==> flow/design.v <==
module comparator 
#(
  parameter DATA_WIDTH  = 16,
  parameter BINARY_TREE = 1,
  parameter NUM_INPUTS  = 16
)
(
  input  logic [NUM_INPUTS-1:0][DATA_WIDTH-1 : 0] cmp_ip,
  output logic [$clog2(NUM_INPUTS)-1 :0]  out
);
  generate if (BINARY_TREE == 0) begin
    always_comb begin
      out      = '0;
      for (int i =0; i < NUM_INPUTS; ++i) begin
        if (cmp_ip[i] > cmp_ip[out]) begin
          out      = i;
        end
      end
    end
  end else begin
    logic [$clog2(NUM_INPUTS)-1 : 0] out_stg[$clog2(NUM_INPUTS) + 1][NUM_INPUTS];
    logic [DATA_WIDTH-1 : 0]         cmp_stg[$clog2(NUM_INPUTS) + 1][NUM_INPUTS];
    always_comb begin
      for (int i = 0; i < NUM_INPUTS; i++) begin
        cmp_stg[0][i]  = cmp_ip[i];
        out_stg[0][i]  = i;
      end
      for (int i = 0;i < $clog2(NUM_INPUTS); i++) begin
        for (int j = 0;j < NUM_INPUTS; ++j) begin
          out_stg[i+1][j]    = 'X;
          cmp_stg[i+1][j]    = 'X;
        end
      end
      for (int i = 0;i < $clog2(NUM_INPUTS); i++) begin
        for (int j = 0;j < (NUM_INPUTS/2**i); j= j+2) begin
          if (cmp_stg[i][j] > cmp_stg[i][j+1]) begin
            out_stg[i+1][j/2]    = out_stg[i][j];
            cmp_stg[i+1][j/2]    = cmp_stg[i][j];
          end else begin
            out_stg[i+1][j/2]    = out_stg[i][j+1];
            cmp_stg[i+1][j/2]    = cmp_stg[i][j+1];
          end
        end
      end
      out   = out_stg[$clog2(NUM_INPUTS)][0];
    end
  end
  endgenerate
endmodule
module argmax16 (
  input  logic         clk,
  input  logic         rstn,        
  input  logic         in_valid,
  input  logic [255:0] in_data,     
  output logic         out_valid,
  output logic [3:0]   out_idx
);
  logic [255:0] data_q;
  logic         valid_q;
  logic [3:0]   idx_c;
  always_ff @(posedge clk or negedge rstn) begin
    if (!rstn) begin
      valid_q   <= 1'b0;
      out_valid <= 1'b0;
    end else begin
      valid_q   <= in_valid;
      out_valid <= valid_q;
    end
  end
  always_ff @(posedge clk) begin
    data_q  <= in_data;
    out_idx <= idx_c;
  end
  comparator #(
    .DATA_WIDTH  (16),
    .BINARY_TREE (1),
    .NUM_INPUTS  (16)
  ) u_cmp (
    .cmp_ip (data_q),
    .out    (idx_c)
  );
endmodule
---- Tool chain data of argmax16 ----
What the tools print for argmax16, step after step.
Lines are those of the file above, counted from 1.
Library cell names are shortened.
The mark -- stands for no value.
design
  top ..................................... argmax16
  clock port .............................. clk
  library ................................. sky130hd
  timing corner ........................... tt_025C_1v80

---- Word-level counts ----
Yosys after proc, flatten, opt, wreduce and memory -nomap, before mapping. Enables and synchronous resets that opt folds into registers are not counted as muxes. Print and check cells are not counted. Equal cells are merged and count once.
word-level totals
  word-level cells ........................ 48
  flip-flop bits (word level) ............. 262
  input bits .............................. 259
  output and inout port bits .............. 5
operators by class
  magnitude comparators ................... 15
  multiplexer cells ....................... 29
operator list
  operator             number
  > comparator 16 bit  15
  2-to-1 mux 16 bit    14
  2-to-1 mux 2 bit     4
  2-to-1 mux 1 bit     8
  2-to-1 mux 3 bit     2
  2-to-1 mux 4 bit     1

---- Logic depth ----
Yosys ltp: most cells in a row. Word level: on the elaborated netlist, between registers, memories and ports. Mapped: between sequential cells and ports; inverters and the memories' decode and read muxes count.
logic depth
  word-level depth ........................ 8
  ABC_AREA ................................ 0
  gate-level depth with buffers ........... 39
  gate-level depth less buffers ........... 35

---- Netlist ----
Yosys stat after the flow's synthesis: flattened, memories mapped to cells. It holds for the ABC_AREA given above (unset counts as 0); a run with the other value may have another netlist.
synthesis totals
  sequential area ......................... 5255.0 sq um
  mapped flip-flops ....................... 262
  buffers ................................. 43
  mapped cells ............................ 1434
  mapped area ............................. 13824.5 sq um
cells by type
  cell type  number  total area (sq um)
  dfxtp_1    260     5.2E+03
  ha_1       240     3002.88
  a21oi_1    154     770.739
  inv_1      140     525.504
  mux2_2     40      450.432
  mux2i_1    42      420.403
  nand4_1    54      337.824
  nand2_1    82      307.795
  o21ai_0    54      270.259
  o211ai_1   27      202.694
  a21oi_2    20      175.168
  nand3_1    35      175.168
  nor2_1     46      172.666
  a221oi_1   17      148.893
  mux2_4     9       135.13
  a21o_1     16      120.115
  nor2b_1    17      106.352
  nand2b_1   16      100.096
Not listed: further types 37, cells in them 165.
By module: a second synthesis without flattening, with its own total; a netlist apart from the flattened one above.
unflattened totals
  cell total of the unflattened synthesis .. 1436
  area (unflattened synthesis) ............ 13845.8 sq um
Rows give one instance, submodules left out.
modules
  module      area (sq um)  instances  seq. area (sq um)  cells
  comparator  8590.7        1          0.0                1174
  argmax16    5255.0        1          5255.0             262

---- Worst setup path after synthesis ----
Path of least setup slack by OpenSTA after synthesis, without wires, with an ideal clock, recovery checks aside; 20% of the period is set as input and as output delay. Where synthesis merged equal registers, the netlist keeps one of their names.
timing path after synthesis
  kind .................................... register to register
  from .................................... reg data_q[81]
  to ...................................... reg out_idx[0]
  clock period ............................ 8.5 ns
  driving pins on the path ................ 40
  launch time at the first pin ............ 0.000 ns
  required time ........................... 8.414 ns
  arrival ................................. 7.109 ns
  delay of the path ....................... 7.195 ns
  setup time .............................. 0.086 ns
  buffers on the path ..................... 5
  slack ................................... 1.306 ns
  period reached after synthesis .......... 7.194 ns
"delay of the path" = arrival - input delay + setup time.
"driving pins on the path" counts driving pins, that of a launching flip-flop among them; a cell with two outputs on the path counts twice.
"period reached after synthesis" = period - worst setup slack (recovery checks aside). The figure is calculated, with input and output delays left at 20% of the set period.
The rows between start and end are the longest chain of elaborated cells between them; the timing report does not say that the signal goes this way. Where chains are equally long, one stands for them.
Each line given opens the expression or statement behind the cell; cells for indexed reads and writes are added by Yosys, which also makes memories of some case tables.
between the ends, after synthesis
  path through ............................ dfxtp_1 > inv_1 > ha_1 > nor2b_1 > o211ai_1 > a2111oi_0 > nor3_1 > a21oi_2 > buf_2 > mux2_2 > ha_1 > nor2b_1 > o211ai_1 > a21oi_1 > o31ai_1 > a22o_1 > clkbuf_1 > clkbuf_1 > [... 4 more ...] > a21o_1 > a21oi_1 > a211oi_1 > o31ai_2 > nor2b_1 > buf_2 > clkbuf_1 > a22oi_1 > o211ai_1 > ha_1 > a21o_1 > a211oi_1 > o21ai_0 > o2111ai_1 > o211ai_1 > o31ai_1 > nor3_1 > a211oi_1
  cells in the longest elaborated chain ... 8
  elaborated cells between the ends (all ways) .. 11
  source lines of those cells ............. 1
  those cells by class .................... compare: 4; mux: 7
RTL lines, path after synthesis
  element              RTL line  text
  start: declaration   58        logic [255:0] data_q;
  start: assignment    71        data_q  <= in_data;
  > comparator 16 bit  36        if (cmp_stg[i][j] > cmp_stg[i][j+1]) begin
  2-to-1 mux 16 bit    36
  > comparator 16 bit  36
  2-to-1 mux 16 bit    36
  > comparator 16 bit  36
  2-to-1 mux 16 bit    36
  > comparator 16 bit  36
  2-to-1 mux 4 bit     36
  end: assignment      72        out_idx <= idx_c;
  end: declaration     56        output logic [3:0]   out_idx
Nets of the timed path that keep an RTL name, with a line that drives or declares them; the list need not be complete.
nets with RTL names, path after synthesis
  net       RTL line
  idx_c[3]  36

---- Timing after layout ----
From the final timing report of entry B: the path of least setup slack in the routed layout; clock arrival at registers is part of the times.
timing path post-layout
  kind .................................... register to register
  from .................................... reg data_q[49]
  to ...................................... reg out_idx[0]
  driving pins on the path ................ 38
  slack ................................... -0.28 ns
  arrival ................................. 7.85 ns
  required time ........................... 7.57 ns
  setup time .............................. 0.14 ns
  launch time at the first pin ............ 0.56 ns
  buffers on the path ..................... 6
  clock period ............................ 7.15 ns
The rows between start and end are the longest chain of elaborated cells between them; the timing report does not say that the signal goes this way. Where chains are equally long, one stands for them.
between the ends, post-layout
  path through ............................ dfxtp_2 > inv_2 > ha_4 > nor2b_4 > o211ai_1 > a2111oi_4 > nor3_2 > a21oi_4 > buf_12 > buf_12 > mux2i_4 > ha_1 > a21oi_1 > o21ai_0 > a221oi_2 > a22o_1 > buf_6 > buf_8 > [... 2 more ...] > ha_1 > a21o_1 > a21oi_2 > a211oi_2 > o31ai_4 > buf_6 > and2b_2 > buf_8 > nand2b_4 > o211ai_1 > ha_1 > nand4_1 > a31oi_2 > a211oi_2 > o211ai_1 > o31ai_4 > nor3_2 > a211oi_1
  cells in the longest elaborated chain ... 8
  elaborated cells between the ends (all ways) .. 11
  source lines of those cells ............. 1
  those cells by class .................... compare: 4; mux: 7
RTL lines, path post-layout
  element              RTL line  text
  start: declaration   58        logic [255:0] data_q;
  start: assignment    71        data_q  <= in_data;
  > comparator 16 bit  36        if (cmp_stg[i][j] > cmp_stg[i][j+1]) begin
  2-to-1 mux 16 bit    36
  > comparator 16 bit  36
  2-to-1 mux 16 bit    36
  > comparator 16 bit  36
  2-to-1 mux 16 bit    36
  > comparator 16 bit  36
  2-to-1 mux 4 bit     36
  end: assignment      72        out_idx <= idx_c;
  end: declaration     56        output logic [3:0]   out_idx
Nets of the timed path that keep an RTL name, with a line that drives or declares them; the list need not be complete.
nets with RTL names, path post-layout
  net       RTL line
  idx_c[3]  36

## Implementation results

Measured results for argmax16: 3 stored runs of the Yosys and OpenROAD flow on sky130hd. The settings differ; the order carries no meaning. The constraints put input and output delay at 20% of the set period each and load the outputs with 0.01 pF.
"worst setup path time": the worst setup path's part of the clock period (all of it between registers, 20% less for each end at a port) less its slack. A launch clock that arrives late makes it longer, a capture clock that arrives late makes it shorter.
"total power after layout": no workload was simulated; the value follows from the tool's default switching activity.

---- entry A ----
settings
  ABC_AREA = 1
  CAP_MARGIN = 25
  CELL_PAD_IN_SITES_DETAIL_PLACEMENT = 2
  CORE_UTILIZATION = 61
  CTS_CLUSTER_SIZE = 88
  GPL_ROUTABILITY_DRIVEN = 1
  MIN_ROUTING_LAYER = met1
  PLACE_DENSITY_LB_ADDON = 0.2
  SETUP_SLACK_MARGIN = 0.13
  TNS_END_PERCENT = 10
  period_ns = 6.5
  CORE_MARGIN = 2
  SLEW_MARGIN = 20
results
  no final report: placement broke off with a tool error

---- entry B ----
settings
  ABC_AREA = 0
  CAP_MARGIN = 10
  CELL_PAD_IN_SITES_GLOBAL_PLACEMENT = 3
  CORE_ASPECT_RATIO = 0.61
  CORE_MARGIN = 10
  CTS_CLUSTER_SIZE = 91
  GPL_ROUTABILITY_DRIVEN = 0
  GPL_TIMING_DRIVEN = 0
  HOLD_SLACK_MARGIN = 0.05
  MAX_ROUTING_LAYER = met5
  MIN_ROUTING_LAYER = met2
  TNS_END_PERCENT = 95
  period_ns = 7.15
  CORE_UTILIZATION = 40
  SLEW_MARGIN = 20
results
  smallest hold slack ..................... 0.355 ns
  area inside the die boundary ............ 42626.6 sq um
  worst setup slack after layout .......... -0.283 ns
  mapped cell area after synthesis ........ 13824.5 sq um
  worst setup path time ................... 7.43 ns
  critical path type ...................... register to register
  utilization after layout ................ 60.1 %
  total power after layout ................ 5991 µW

---- entry C ----
settings
  ABC_AREA = 1
  CAP_MARGIN = 15
  CELL_PAD_IN_SITES_GLOBAL_PLACEMENT = 2
  CORE_ASPECT_RATIO = 1.11
  CORE_MARGIN = 3
  CORE_UTILIZATION = 63
  CTS_CLUSTER_SIZE = 88
  GPL_TIMING_DRIVEN = 0
  MAX_ROUTING_LAYER = met5
  MIN_ROUTING_LAYER = met1
  PLACE_DENSITY_LB_ADDON = 0.14
  TNS_END_PERCENT = 65
  period_ns = 4.86
  SLEW_MARGIN = 20
results
  no final report: placement broke off with FLW-0024
